==> flow/design.v <==
module USER_PRJ1 #( parameter pADDR_WIDTH   = 12,
                   parameter pDATA_WIDTH   = 32
                 )
(
  output wire                        awready,
  output wire                        arready,
  output wire                        wready,
  output wire                        rvalid,
  output wire  [(pDATA_WIDTH-1) : 0] rdata,
  input  wire                        awvalid,
  input  wire                [11: 0] awaddr,
  input  wire                        arvalid,
  input  wire                [11: 0] araddr,
  input  wire                        wvalid,
  input  wire  [(pDATA_WIDTH-1) : 0] wdata,
  input  wire                        rready,
  input  wire                        ss_tvalid,
  input  wire  [(pDATA_WIDTH-1) : 0] ss_tdata,
  input  wire                        sm_tready,
  output wire                        ss_tready,
  output wire                        sm_tvalid,
  output wire  [(pDATA_WIDTH-1) : 0] sm_tdata,
  input  wire                        axi_clk,
  input  wire                        axi_reset_n
);
wire [3:0]  tap_WE;
wire        tap_EN;
wire [11:0] tap_A;
wire [31:0] tap_Di, tap_Do;
bram11 tap_ram(
    .clk(axi_clk),
    .we(|tap_WE),
    .re(tap_EN),
    .waddr(tap_A),
    .raddr(tap_A),
    .wdi(tap_Di),
    .rdo(tap_Do)
);
wire [3:0]  data_WE;
wire        data_EN;
wire [11:0] data_A;
wire [31:0] data_Di, data_Do;
bram11 data_ram(
    .clk(axi_clk),
    .we(|data_WE),
    .re(data_EN),
    .waddr(data_A),
    .raddr(data_A),
    .wdi(data_Di),
    .rdo(data_Do)
);
fir inst_fir(
    .awready(awready),
    .wready(wready),
    .awvalid(awvalid),
    .awaddr(awaddr),
    .wvalid(wvalid),
    .wdata(wdata),
    .arready(arready),
    .rready(rready),
    .arvalid(arvalid),
    .araddr(araddr),
    .rvalid(rvalid),
    .rdata(rdata),    
    .ss_tvalid(ss_tvalid), 
    .ss_tdata(ss_tdata), 
    .ss_tlast(1'b0),
    .ss_tready(ss_tready), 
    .sm_tready(sm_tready), 
    .sm_tvalid(sm_tvalid), 
    .sm_tdata(sm_tdata), 
    .tap_WE(tap_WE),
    .tap_EN(tap_EN),
    .tap_Di(tap_Di),
    .tap_A(tap_A),
    .tap_Do(tap_Do),
    .data_WE(data_WE),
    .data_EN(data_EN),
    .data_Di(data_Di),
    .data_A(data_A),
    .data_Do(data_Do),
    .axis_clk(axi_clk),
    .axis_rst_n(axi_reset_n)
);
endmodule  
module fir 
#(  parameter pADDR_WIDTH = 12,
    parameter pDATA_WIDTH = 32,
    parameter Tape_Num    = 10  
)
(
    output  wire                     awready,  
    output  wire                      wready,   
    input   wire                     awvalid,  
    input   wire [(pADDR_WIDTH-1):0] awaddr,   
    input   wire                     wvalid,  
    input   wire [(pDATA_WIDTH-1):0] wdata,   
    output  wire                     arready,  
    input   wire                     rready,  
    input   wire                     arvalid,  
    input   wire [(pADDR_WIDTH-1):0] araddr,  
    output  reg                      rvalid,  
    output  reg  [(pDATA_WIDTH-1):0] rdata,   
    input   wire                     ss_tvalid,  
    input   wire [(pDATA_WIDTH-1):0] ss_tdata,  
    input   wire                     ss_tlast,  
    output  reg                      ss_tready,  
    input   wire                     sm_tready,  
    output  reg                      sm_tvalid,  
    output  reg  [(pDATA_WIDTH-1):0] sm_tdata,  
    output  reg                      sm_tlast,  
    output  reg  [3:0]               tap_WE,
    output  wire                     tap_EN,
    output  reg  [(pDATA_WIDTH-1):0] tap_Di,
    output  wire   [(pADDR_WIDTH-1):0] tap_A,
    input   wire [(pDATA_WIDTH-1):0] tap_Do,
    output  reg  [3:0]               data_WE,
    output  wire                     data_EN,
    output  reg  [(pDATA_WIDTH-1):0] data_Di,
    output  wire [(pADDR_WIDTH-1):0] data_A,
    input   wire [(pDATA_WIDTH-1):0] data_Do,
    input   wire                     axis_clk,
    input   wire                     axis_rst_n
);
localparam S_RESET_RAM = 0;
localparam S_COMPUTE = 1;
localparam S_READY = 2;
localparam S_DONE = 3;
localparam S_FIN = 4;
localparam S_WAIT_START = 5;
reg ap_done_w, ap_done_r;
reg ap_idle_w, ap_idle_r;
reg ap_start_w, ap_start_r;
reg rvalid_w;
reg [(pDATA_WIDTH-1):0] rdata_w;
reg read_axil_wait_w, read_axil_wait_r;
reg tap_A_read, tap_A_write;
reg [(pDATA_WIDTH-1):0] data_len_w,data_len_r;
wire [31:0] addr_map_0_data;
reg [3:0] data_A_byte;
reg [3:0] state_w, state_r;
reg [3:0] data_addr_cnt_w, data_addr_cnt_r;
reg [3:0] data_addr_base_w, data_addr_base_r;
reg [(pDATA_WIDTH-1):0] res_w,res_r;
reg last_one_w, last_one_r;
wire [31:0] mac_result;
assign addr_map_0_data = {{29{1'b0}},ap_idle_r,ap_done_r,ap_start_r};
assign tap_EN = 1'b1;
assign data_EN = 1'b1;
assign tap_A =  tap_A_write ? awaddr-64 : 
                tap_A_read ? araddr-64 : data_addr_cnt_r;
assign wready = awvalid && wvalid;
assign awready = awvalid && wvalid;
assign data_A = data_A_byte;
assign arready = 1;
assign mac_result = $signed(res_r) + $signed($signed(data_Do) * $signed(tap_Do));
always @(*) begin
    state_w = state_r;
    case (state_r)
        S_RESET_RAM:begin
            if(data_addr_cnt_r == Tape_Num)begin
                state_w = S_WAIT_START;
            end
        end
        S_WAIT_START:begin
            if(ap_start_r)begin
                state_w = S_READY;
            end
        end
        S_READY:begin
            if(ss_tvalid)begin
                state_w = S_COMPUTE;
            end
        end
        S_COMPUTE:begin
            if(data_addr_cnt_r == Tape_Num+1)begin
                state_w = S_DONE;
            end
        end
        S_DONE:begin
            if(sm_tready)begin
                if(last_one_r) 
                    state_w = S_FIN;
                else
                    state_w = S_READY;
            end
        end
    endcase
end
always @(*) begin
    data_addr_cnt_w = data_addr_cnt_r;
    data_WE = 4'b0000;
    data_Di = 0;
    data_A_byte = 0;
    ap_done_w = ap_done_r;
    ap_idle_w = ap_idle_r;
    data_addr_base_w = data_addr_base_r;
    last_one_w = last_one_r;
    ss_tready = 0;
    sm_tvalid = 0;
    sm_tdata = 0;
    res_w = res_r;
    case (state_r)
        S_RESET_RAM:begin
            data_WE = 4'b1111;
            data_Di = 0;
            data_A_byte = data_addr_cnt_r;
            if (data_addr_cnt_r == Tape_Num)begin
                data_addr_cnt_w = data_addr_cnt_r;
                ap_idle_w = 0;
            end
            else begin
                data_addr_cnt_w = data_addr_cnt_r + 1;
            end
        end
        S_WAIT_START:begin
            data_addr_cnt_w = 0;
        end
        S_READY:begin
            ss_tready = 1;
            res_w = 0;
            if(ss_tvalid)begin
                data_Di = ss_tdata;
                data_WE = 4'b1111;
                data_A_byte = data_addr_base_r;
            end
        end
        S_COMPUTE:begin
            res_w = (data_addr_cnt_r == 0) ? res_r : mac_result;
            data_A_byte = (data_addr_base_r + data_addr_cnt_r > Tape_Num) ? 
                        data_addr_base_r + data_addr_cnt_r - Tape_Num - 1 : 
                        data_addr_base_r + data_addr_cnt_r;
            if(data_addr_cnt_r == Tape_Num+1)begin
                data_addr_cnt_w = 0;
                if(data_addr_base_r == 0)begin
                    data_addr_base_w = Tape_Num;
                end
                else begin
                    data_addr_base_w = data_addr_base_r - 1;
                end
                if(ss_tlast)begin
                    ap_done_w = 1;
                    ap_idle_w = 1;
                end
            end
            else begin
                data_addr_cnt_w = data_addr_cnt_r + 1;
            end
        end
        S_DONE:begin
            sm_tvalid = 1;
            sm_tdata = res_r;
            if(sm_tready)begin
                res_w = 0;
                last_one_w = ss_tlast;
            end
        end
        S_FIN:begin
        end
    endcase
end
always @(*) begin
    tap_A_write = 0;
    tap_Di = 0;
    tap_WE = 0;
    ap_start_w = 0;
    data_len_w = data_len_r;
    if(awvalid && wvalid)begin
        if(awaddr >= 64)begin
            tap_A_write = 1;
            tap_Di = wdata;
            tap_WE = 4'b1111;
        end
        else begin
            if (awaddr == 0)begin
                ap_start_w = 1;
            end
            else begin  
                data_len_w = wdata;
            end
        end
    end
end
always @(*) begin
    rvalid_w = 0;
    rdata_w = 0;
    read_axil_wait_w = 0;
    tap_A_read = 0;
    if(arvalid)begin
        if(araddr == 0)begin
            rdata_w = addr_map_0_data;
            rvalid_w = 1;
        end
        else begin
            if(read_axil_wait_r == 0) begin
                read_axil_wait_w = 1;
                tap_A_read = 1;
            end
            else begin
                rdata_w = tap_Do;
                rvalid_w = 1;
            end
        end
    end
end
always @(posedge axis_clk or negedge axis_rst_n) begin
    if(!axis_rst_n) begin
        ap_done_r <= 1'b0;
        ap_idle_r <= 1'b1;  
        ap_start_r <= 1'b0;
        rdata <= 0;
        rvalid <= 0;
        read_axil_wait_r <= 0;
        data_len_r <= 0;
        data_addr_cnt_r <= 0;
        state_r <= S_RESET_RAM;
        data_addr_base_r <= Tape_Num;
        res_r <= 0;
        last_one_r <= 0;
    end 
    else begin
        ap_done_r <= ap_done_w;
        ap_idle_r <= ap_idle_w;
        ap_start_r <= ap_start_w;
        rdata <= rdata_w;
        rvalid <= rvalid_w;
        read_axil_wait_r <= read_axil_wait_w;
        data_len_r <= data_len_w;
        data_addr_cnt_r <= data_addr_cnt_w;
        state_r <= state_w;
        data_addr_base_r <= data_addr_base_w;
        res_r <= res_w;
        last_one_r <= last_one_w;
    end
end
endmodule
module bram11 (clk, we, re, waddr, raddr, wdi, rdo);
    parameter ADDR_WIDTH = 12;
    parameter SIZE = 11;
    parameter BIT_WIDTH = 32;
    input                          clk;
    input                          we, re;
    input [ADDR_WIDTH-1:0]         waddr, raddr;
    input [BIT_WIDTH-1:0]          wdi;
    output reg [BIT_WIDTH-1:0]     rdo;
    reg [BIT_WIDTH-1:0] RAM [SIZE-1:0];
    wire [BIT_WIDTH-1:0] ram0 = RAM[0];
    wire [BIT_WIDTH-1:0] ram1 = RAM[1];
    wire [BIT_WIDTH-1:0] ram2 = RAM[2];
    wire [BIT_WIDTH-1:0] ram3 = RAM[3];
    wire [BIT_WIDTH-1:0] ram4 = RAM[4];
    wire [BIT_WIDTH-1:0] ram5 = RAM[5];
    wire [BIT_WIDTH-1:0] ram6 = RAM[6];
    wire [BIT_WIDTH-1:0] ram7 = RAM[7];
    wire [BIT_WIDTH-1:0] ram8 = RAM[8];
    wire [BIT_WIDTH-1:0] ram9 = RAM[9];
    wire [BIT_WIDTH-1:0] ram10 = RAM[10];
    always @(posedge clk)begin
        if(re) rdo <= RAM[raddr];
    end
    always @(posedge clk)begin
        if(we) RAM[waddr] <= wdi;
    end
endmodule
# [From RTL to reports: USER_PRJ1]
# Module USER_PRJ1 before and after one edit of its RTL, step after step.
# Lines under "before" count in the file above, lines under "after" in the edited file.
# "diff": "after" minus "before" as printed here. "change_rel_pct": 100 x difference / "before".
# Operators carry their Yosys type and port widths (W data, S select, Z words).
# Library cell names are shortened.
# A cell with - has no value.
[inputs] top="USER_PRJ1" clock="axi_clk" cell_library="sky130hd" lib_corner="tt_025C_1v80"

# [Diff]
# The edit as a unified diff against the file above.
# This change comes from a script, not from a designer. The edited design behaves differently; no optimisation was intended.
# begin of diff
@@ -112,5 +112,5 @@
     output  reg  [3:0]               tap_WE,
     output  wire                     tap_EN,
-    output  reg  [(pDATA_WIDTH-1):0] tap_Di,
+    output  reg  [(pDATA_WIDTH-1)-1:0] tap_Di,
     output  wire   [(pADDR_WIDTH-1):0] tap_A,
     input   wire [(pDATA_WIDTH-1):0] tap_Do,
# end of diff

# [Word-level counts]
# Source: Yosys, flattened and elaborated, memories not mapped. Widths are those after wreduce. Registers that Yosys merges into a memory's read port (data or address) are not register bits. Print and check cells do not count. Equal cells are merged and count once.
# Memory sizes are those after Yosys's memory passes, which may raise the word count (mostly to a power of two), join words into wider ones and drop unused or constant bits.
[bits] element="clocked_rd_ports_x_width" before=64 after=64 diff=0 change_rel_pct=0.00
[bits] element="ramBits" before=704 after=704 diff=0 change_rel_pct=0.00
[bits] element="wordCells" before=100 after=100 diff=0 change_rel_pct=0.00
[bits] element="in_bits" before=96 after=96 diff=0 change_rel_pct=0.00
[bits] element="rom_bits" before=0 after=0 diff=0
[bits] element="output_inout_bits" before=70 after=70 diff=0 change_rel_pct=0.00
[bits] element="regBits" before=80 after=80 diff=0 change_rel_pct=0.00
[bits] element="latch_bits" before=0 after=0 diff=0
[bits] element="n_memories" before=2 after=2 diff=0 change_rel_pct=0.00
[mem_list] element="mem_shapes" before="data_ram.RAM 11 x 32 bit 1R1W; tap_ram.RAM 11 x 32 bit 1R1W" after="data_ram.RAM 11 x 32 bit 1R1W; tap_ram.RAM 11 x 32 bit 1R1W"
[classes] element="mux" before=49 after=49 diff=0 change_rel_pct=0.00
[classes] element="n_cmp" before=2 after=2 diff=0 change_rel_pct=0.00
[classes] element="n_eq" before=13 after=13 diff=0 change_rel_pct=0.00
[classes] element="addsub" before=8 after=8 diff=0 change_rel_pct=0.00
[classes] element="n_div" before=0 after=0 diff=0
[classes] element="n_mul" before=1 after=1 diff=0 change_rel_pct=0.00
[classes] element="shifts" before=0 after=0 diff=0
[classes] element="reduce_and_logical" before=16 after=16 diff=0 change_rel_pct=0.00
[classes] element="bitwise" before=0 after=0 diff=0
[ops] op="$mux W32" before=12 after=10 diff=-2 change_rel_pct=-16.67
[ops] op="$mux W31" before=0 after=2 diff=2
# Operator kinds equal on both sides are left out: 29.

# [Depth]
# Longest topological path by Yosys (ltp), each cell counted once; first at word level (registers and memories cut), then after technology mapping (sequential cells cut; the memories' decode and read muxes count).
[logic_depth] element="depth_word" before=6 after=6 diff=0 change_rel_pct=0.00
[logic_depth] element="abc_area" before="0" after="0"
[logic_depth] element="mapped_depth" before=29 after=29 diff=0 change_rel_pct=0.00
[logic_depth] element="depth_no_buf" before=27 after=27 diff=0 change_rel_pct=0.00

# [After synthesis]
# Yosys stat after the flow's synthesis: flattened, memories mapped to cells. It holds for the ABC_AREA given above (unset counts as 0); a run with the other value may have another netlist.
[by_type] type="nand2_1" before=602 after=318 diff=-284 change_rel_pct=-47.18
[by_type] type="mux2i_1" before=103 after=293 diff=190 change_rel_pct=184.47
[by_type] type="clkbuf_1" before=177 after=134 diff=-43 change_rel_pct=-24.29
[by_type] type="nor2_1" before=73 after=32 diff=-41 change_rel_pct=-56.16
[by_type] type="o21ai_1" before=1 after=39 diff=38 change_rel_pct=3800.00
[by_type] type="o21ai_0" before=97 after=62 diff=-35 change_rel_pct=-36.08
[by_type] type="and3_1" before=69 after=35 diff=-34 change_rel_pct=-49.28
[by_type] type="mux2_2" before=1 after=34 diff=33 change_rel_pct=3300.00
[by_type] type="a211oi_1" before=36 after=4 diff=-32 change_rel_pct=-88.89
[by_type] type="o221ai_1" before=32 after=0 diff=-32 change_rel_pct=-100.00
[by_type] type="nand3_1" before=77 after=46 diff=-31 change_rel_pct=-40.26
[by_type] type="a21oi_1" before=67 after=36 diff=-31 change_rel_pct=-46.27
[by_type] type="a22oi_1" before=1 after=32 diff=31 change_rel_pct=3100.00
[by_type] type="o211ai_1" before=33 after=5 diff=-28 change_rel_pct=-84.85
[by_type] type="inv_1" before=535 after=508 diff=-27 change_rel_pct=-5.05
[by_type] type="and2_1" before=384 after=411 diff=27 change_rel_pct=7.03
[by_type] type="ha_1" before=161 after=135 diff=-26 change_rel_pct=-16.15
[by_type] type="xor2_1" before=21 after=33 diff=12 change_rel_pct=57.14
# Cell types equal on both sides are left out: 8.
# The list need not be complete.
[mapped] element="mapped_area_um2" before=49613.8 after=49057.0 diff=-556.8 change_rel_pct=-1.12
[mapped] element="flip_flops" before=849 after=836 diff=-13 change_rel_pct=-1.53
[mapped] element="buf_cells" before=220 after=191 diff=-29 change_rel_pct=-13.18
[mapped] element="cell_count" before=4046 after=3728 diff=-318 change_rel_pct=-7.86
[mapped] element="seqArea_um2" before=24453.5 after=24078.1 diff=-375.4 change_rel_pct=-1.54
# The figures by module come from a second, unflattened synthesis with its own total; it is not the netlist above.
[hier_totals] element="cells_unflattened" before=3958 after=3958 diff=0 change_rel_pct=0.00
[hier_totals] element="area_unflattened_um2" before=51725.9 after=51750.9 diff=25.0 change_rel_pct=0.05
# Rows give one instance, submodules left out.
[modules_before] mod="bram11" area_um2=14963.1 mod_seq_area_um2=11531.1 n_inst=2 cells=770
[modules_before] mod="fir" area_um2=21780.9 mod_seq_area_um2=2082.0 n_inst=1 cells=2415
[modules_before] mod="USER_PRJ1" area_um2=18.8 mod_seq_area_um2=0.0 n_inst=1 cells=3
[modules_after] mod="bram11" area_um2=14963.1 mod_seq_area_um2=11531.1 n_inst=2 cells=770
[modules_after] mod="fir" area_um2=21805.9 mod_seq_area_um2=2082.0 n_inst=1 cells=2415
[modules_after] mod="USER_PRJ1" area_um2=18.8 mod_seq_area_um2=0.0 n_inst=1 cells=3

# [Path before layout]
# Source: OpenSTA report_checks on the synthesized netlist (no wires, ideal clock, input and output delay 20% of the period each), path of least setup slack; recovery checks are left aside. Register names are those of the netlist, which keeps one name where synthesis merged equal registers.
[synth_timing] element="path_type" before="in2reg" after="reg2reg"
[synth_timing] element="from" before="input araddr[0]" after="register tap_ram.rdo[4]"
[synth_timing] element="to" before="memory tap_ram.RAM[0][0]" after="register inst_fir.res_r[31]"
[synth_timing] element="t_first_pin_ps" before=1800 after=0 diff=-1800 change_rel_pct=-100.00
[synth_timing] element="path_stages" before=10 after=28 diff=18 change_rel_pct=180.00
[synth_timing] element="delay_ps" before=5227 after=6933 diff=1706 change_rel_pct=32.64
[synth_timing] element="n_path_buf" before=2 after=2 diff=0 change_rel_pct=0.00
[synth_timing] element="t_required_ps" before=8498 after=8874 diff=376 change_rel_pct=4.42
[synth_timing] element="input_delay_ps" before=1800
[synth_timing] element="arrival_time_ps" before=6525 after=6807 diff=282 change_rel_pct=4.32
[synth_timing] element="tclk_ps" before=9000 after=9000 diff=0 change_rel_pct=0.00
[synth_timing] element="setup_ps" before=502 after=126 diff=-376
[synth_timing] element="path_slack_ps" before=1973 after=2066 diff=93
[synth_timing] element="period_less_setup_slack_ps" before=7027 after=6934 diff=-93 change_rel_pct=-1.32
# "delay_ps" = arrival - input delay + setup time.
# "path_stages": output pins that drive a net of the path, with the launching flip-flop's if there is one; two outputs of one cell count as two.
# "period_less_setup_slack_ps" is the clock period less the worst setup slack; recovery checks do not enter. This is arithmetic on one report: input and output delays are still those of the set period (20% each).
# The rows between start and end are the longest chain of elaborated cells between them; the timing report does not say that the signal goes this way. Where chains are equally long, one stands for them.
# Each line given opens the expression or statement behind the cell; cells for indexed reads and writes are added by Yosys, which also makes memories of some case tables.
[synth_between_before] path_cell_list="nor4_1 > a31oi_1 > and2_1 > buf_2 > mux2i_1 > nor2_1 > a21oi_2 > buf_2 > nand2_1 > nor4_1" elab_chain_cells=6 cells_between=7 cone_lines=5 cone_classes="1 x add/sub; 5 x mux; 1 x reduce/logical"
[synth_rtl_before] element="start: declaration" line=13 rtl="input  wire                [11: 0] araddr,"
[synth_rtl_before] element="$logic_not A12 Y1" line=290 rtl="if(araddr == 0)begin"
[synth_rtl_before] element="$mux W1" line=290
[synth_rtl_before] element="$mux W1" line=289 rtl="if(arvalid)begin"
[synth_rtl_before] element="$mux W4" line=151 rtl="tap_A_read ? araddr-64 : data_addr_cnt_r;"
[synth_rtl_before] element="$mux W4" line=150 rtl="assign tap_A =  tap_A_write ? awaddr-64 :"
[synth_rtl_before] element="$mux W4" line=362 rtl="if(we) RAM[waddr] <= wdi;"
[synth_rtl_before] element="end: declaration" line=346 rtl="reg [BIT_WIDTH-1:0] RAM [SIZE-1:0];"
# Nets of the timed path that keep an RTL name, with a line that drives or declares them; the list need not be complete.
[synth_named_nets_before] net="inst_fir.read_axil_wait_w" line=289
[synth_between_after] path_cell_list="dfxtp_1 > clkbuf_1 > clkbuf_1 > and2_1 > fa_1 > fa_1 > fa_1 > inv_1 > fa_1 > inv_1 > fa_1 > inv_1 > fa_1 > inv_1 > fa_1 > inv_1 > fa_1 > inv_1 > ha_1 > a21o_1 > a21oi_1 > o21bai_1 > a21o_1 > a221oi_1 > o211ai_1 > a311oi_1 > xnor2_1 > o21ai_1" elab_chain_cells=4 cells_between=4 cone_lines=3 cone_classes="1 x add/sub; 1 x mul; 2 x mux"
[synth_rtl_after] element="start: declaration" line=345 rtl="output reg [BIT_WIDTH-1:0]     rdo;"
[synth_rtl_after] element="$mul A32 B32 Y32" line=156 rtl="assign mac_result = $signed(res_r) + $signed($signed(data_Do) * $signed(tap_Do));"
[synth_rtl_after] element="$add A32 B32 Y32" line=156
[synth_rtl_after] element="$mux W32" line=229 rtl="res_w = (data_addr_cnt_r == 0) ? res_r : mac_result;"
[synth_rtl_after] element="$pmux W32 S3" line=203 rtl="case (state_r)"
[synth_rtl_after] element="end: assignment" line=318 rtl="res_r <= 0;"
[synth_rtl_after] element="end: assignment" line=332 rtl="res_r <= res_w;"
[synth_rtl_after] element="end: declaration" line=144 rtl="reg [(pDATA_WIDTH-1):0] res_w,res_r;"

# [Timing after layout]
# From the final timing report of the runs of set A: the path of least setup slack in the routed layout; clock arrival at registers is part of the times.
# The path's times are printed in steps of 10 ps; the period is the one set.
[layout_timing] element="path_type" before="reg2reg" after="reg2reg"
[layout_timing] element="from" before="register data_ram.rdo[9]" after="register data_ram.rdo[13]"
[layout_timing] element="to" before="register inst_fir.res_r[31]" after="register inst_fir.res_r[31]"
[layout_timing] element="n_path_buf" before=0 after=0 diff=0
[layout_timing] element="tclk_ps" before=8590 after=8590 diff=0 change_rel_pct=0.00
[layout_timing] element="setup_ps" before=100 after=150 diff=50
[layout_timing] element="t_first_pin_ps" before=680 after=660 diff=-20 change_rel_pct=-2.94
[layout_timing] element="path_slack_ps" before=540 after=780 diff=240
[layout_timing] element="t_required_ps" before=9160 after=9110 diff=-50 change_rel_pct=-0.55
[layout_timing] element="path_stages" before=27 after=26 diff=-1 change_rel_pct=-3.70
[layout_timing] element="arrival_time_ps" before=8620 after=8330 diff=-290 change_rel_pct=-3.36
# The rows between start and end are the longest chain of elaborated cells between them; the timing report does not say that the signal goes this way. Where chains are equally long, one stands for them.
[layout_between_before] path_cell_list="dfxtp_1 > and2_1 > fa_1 > fa_1 > inv_1 > fa_1 > inv_1 > fa_1 > inv_1 > fa_1 > inv_1 > fa_1 > fa_1 > inv_1 > fa_1 > inv_1 > ha_1 > and3_1 > nand4_1 > nor4_1 > nand4_1 > a31oi_1 > o21a_1 > o21a_1 > o21ai_0 > and3_1 > o31ai_1" elab_chain_cells=4 cells_between=4 cone_lines=3 cone_classes="1 x add/sub; 1 x mul; 2 x mux"
[layout_rtl_before] element="start: declaration" line=345 rtl="output reg [BIT_WIDTH-1:0]     rdo;"
[layout_rtl_before] element="$mul A32 B32 Y32" line=156 rtl="assign mac_result = $signed(res_r) + $signed($signed(data_Do) * $signed(tap_Do));"
[layout_rtl_before] element="$add A32 B32 Y32" line=156
[layout_rtl_before] element="$mux W32" line=229 rtl="res_w = (data_addr_cnt_r == 0) ? res_r : mac_result;"
[layout_rtl_before] element="$pmux W32 S3" line=203 rtl="case (state_r)"
[layout_rtl_before] element="end: assignment" line=318 rtl="res_r <= 0;"
[layout_rtl_before] element="end: assignment" line=332 rtl="res_r <= res_w;"
[layout_rtl_before] element="end: declaration" line=144 rtl="reg [(pDATA_WIDTH-1):0] res_w,res_r;"
[layout_between_after] path_cell_list="dfxtp_1 > and2_1 > fa_1 > fa_1 > fa_1 > inv_1 > fa_1 > inv_1 > fa_1 > inv_1 > fa_1 > inv_1 > fa_1 > inv_1 > fa_1 > inv_1 > ha_1 > a21o_1 > a21oi_1 > o21bai_1 > a21o_1 > a221oi_1 > o211ai_1 > a311oi_1 > xnor2_1 > o21ai_1" elab_chain_cells=4 cells_between=4 cone_lines=3 cone_classes="1 x add/sub; 1 x mul; 2 x mux"
[layout_rtl_after] element="start: declaration" line=345 rtl="output reg [BIT_WIDTH-1:0]     rdo;"
[layout_rtl_after] element="$mul A32 B32 Y32" line=156 rtl="assign mac_result = $signed(res_r) + $signed($signed(data_Do) * $signed(tap_Do));"
[layout_rtl_after] element="$add A32 B32 Y32" line=156
[layout_rtl_after] element="$mux W32" line=229 rtl="res_w = (data_addr_cnt_r == 0) ? res_r : mac_result;"
[layout_rtl_after] element="$pmux W32 S3" line=203 rtl="case (state_r)"
[layout_rtl_after] element="end: assignment" line=318 rtl="res_r <= 0;"
[layout_rtl_after] element="end: assignment" line=332 rtl="res_r <= res_w;"
[layout_rtl_after] element="end: declaration" line=144 rtl="reg [(pDATA_WIDTH-1):0] res_w,res_r;"

# [Layout results]
# Both versions went through the flow (Yosys, OpenROAD) with the same settings in each pair. Constraints: input delay and output delay 20% of the set period each, output load 0.01 pF.
[settings_set_A] period_ns=8.59 CAP_MARGIN=20 CORE_MARGIN=2 CORE_UTILIZATION=40 SLEW_MARGIN=20
[results_set_A] element="setup_ws_ps" before=538 after=776 diff=238
[results_set_A] element="achievedPeriod_ps" before=8052 after=7814 diff=-238 change_rel_pct=-2.96
[results_set_A] element="design.die.area_um2" before=126868.0 after=125461.0 diff=-1407.0 change_rel_pct=-1.11
[results_set_A] element="post_synth_area_um2" before=49613.8 after=49057.0 diff=-556.8 change_rel_pct=-1.12
[results_set_A] element="fin_hold_ws_ps" before=494 after=509 diff=15
[results_set_A] element="final_setup_tns_ps" before=0 after=0 diff=0
[results_set_A] element="fin_util_pct" before=45.7 after=45.8 diff=0.1
[results_set_A] element="cell_area_final_um2" before=56300.2 after=55748.5 diff=-551.7 change_rel_pct=-0.98
[settings_set_B] CELL_PAD_IN_SITES_DETAIL_PLACEMENT=1 CELL_PAD_IN_SITES_GLOBAL_PLACEMENT=2 CORE_ASPECT_RATIO=0.57 CORE_UTILIZATION=53 CTS_CLUSTER_DIAMETER=189 CTS_CLUSTER_SIZE=26 period_ns=9.1 CAP_MARGIN=20 CORE_MARGIN=2 SLEW_MARGIN=20
[results_set_B] element="setup_ws_ps" before=709 after=1152 diff=443
[results_set_B] element="achievedPeriod_ps" before=8391 after=7948 diff=-443 change_rel_pct=-5.28
[results_set_B] element="design.die.area_um2" before=96171.7 after=95106.9 diff=-1064.8 change_rel_pct=-1.11
[results_set_B] element="post_synth_area_um2" before=49613.8 after=49057.0 diff=-556.8 change_rel_pct=-1.12
[results_set_B] element="fin_hold_ws_ps" before=501 after=522 diff=21
[results_set_B] element="final_setup_tns_ps" before=0 after=0 diff=0
[results_set_B] element="fin_util_pct" before=58.4 after=58.0 diff=-0.4
[results_set_B] element="cell_area_final_um2" before=54011.8 after=53361.2 diff=-650.6 change_rel_pct=-1.20
# "achievedPeriod_ps": clock period set for the run, less the worst setup slack. It is reckoned from that one timing run; input and output delays stay at 20% of the period that was set.
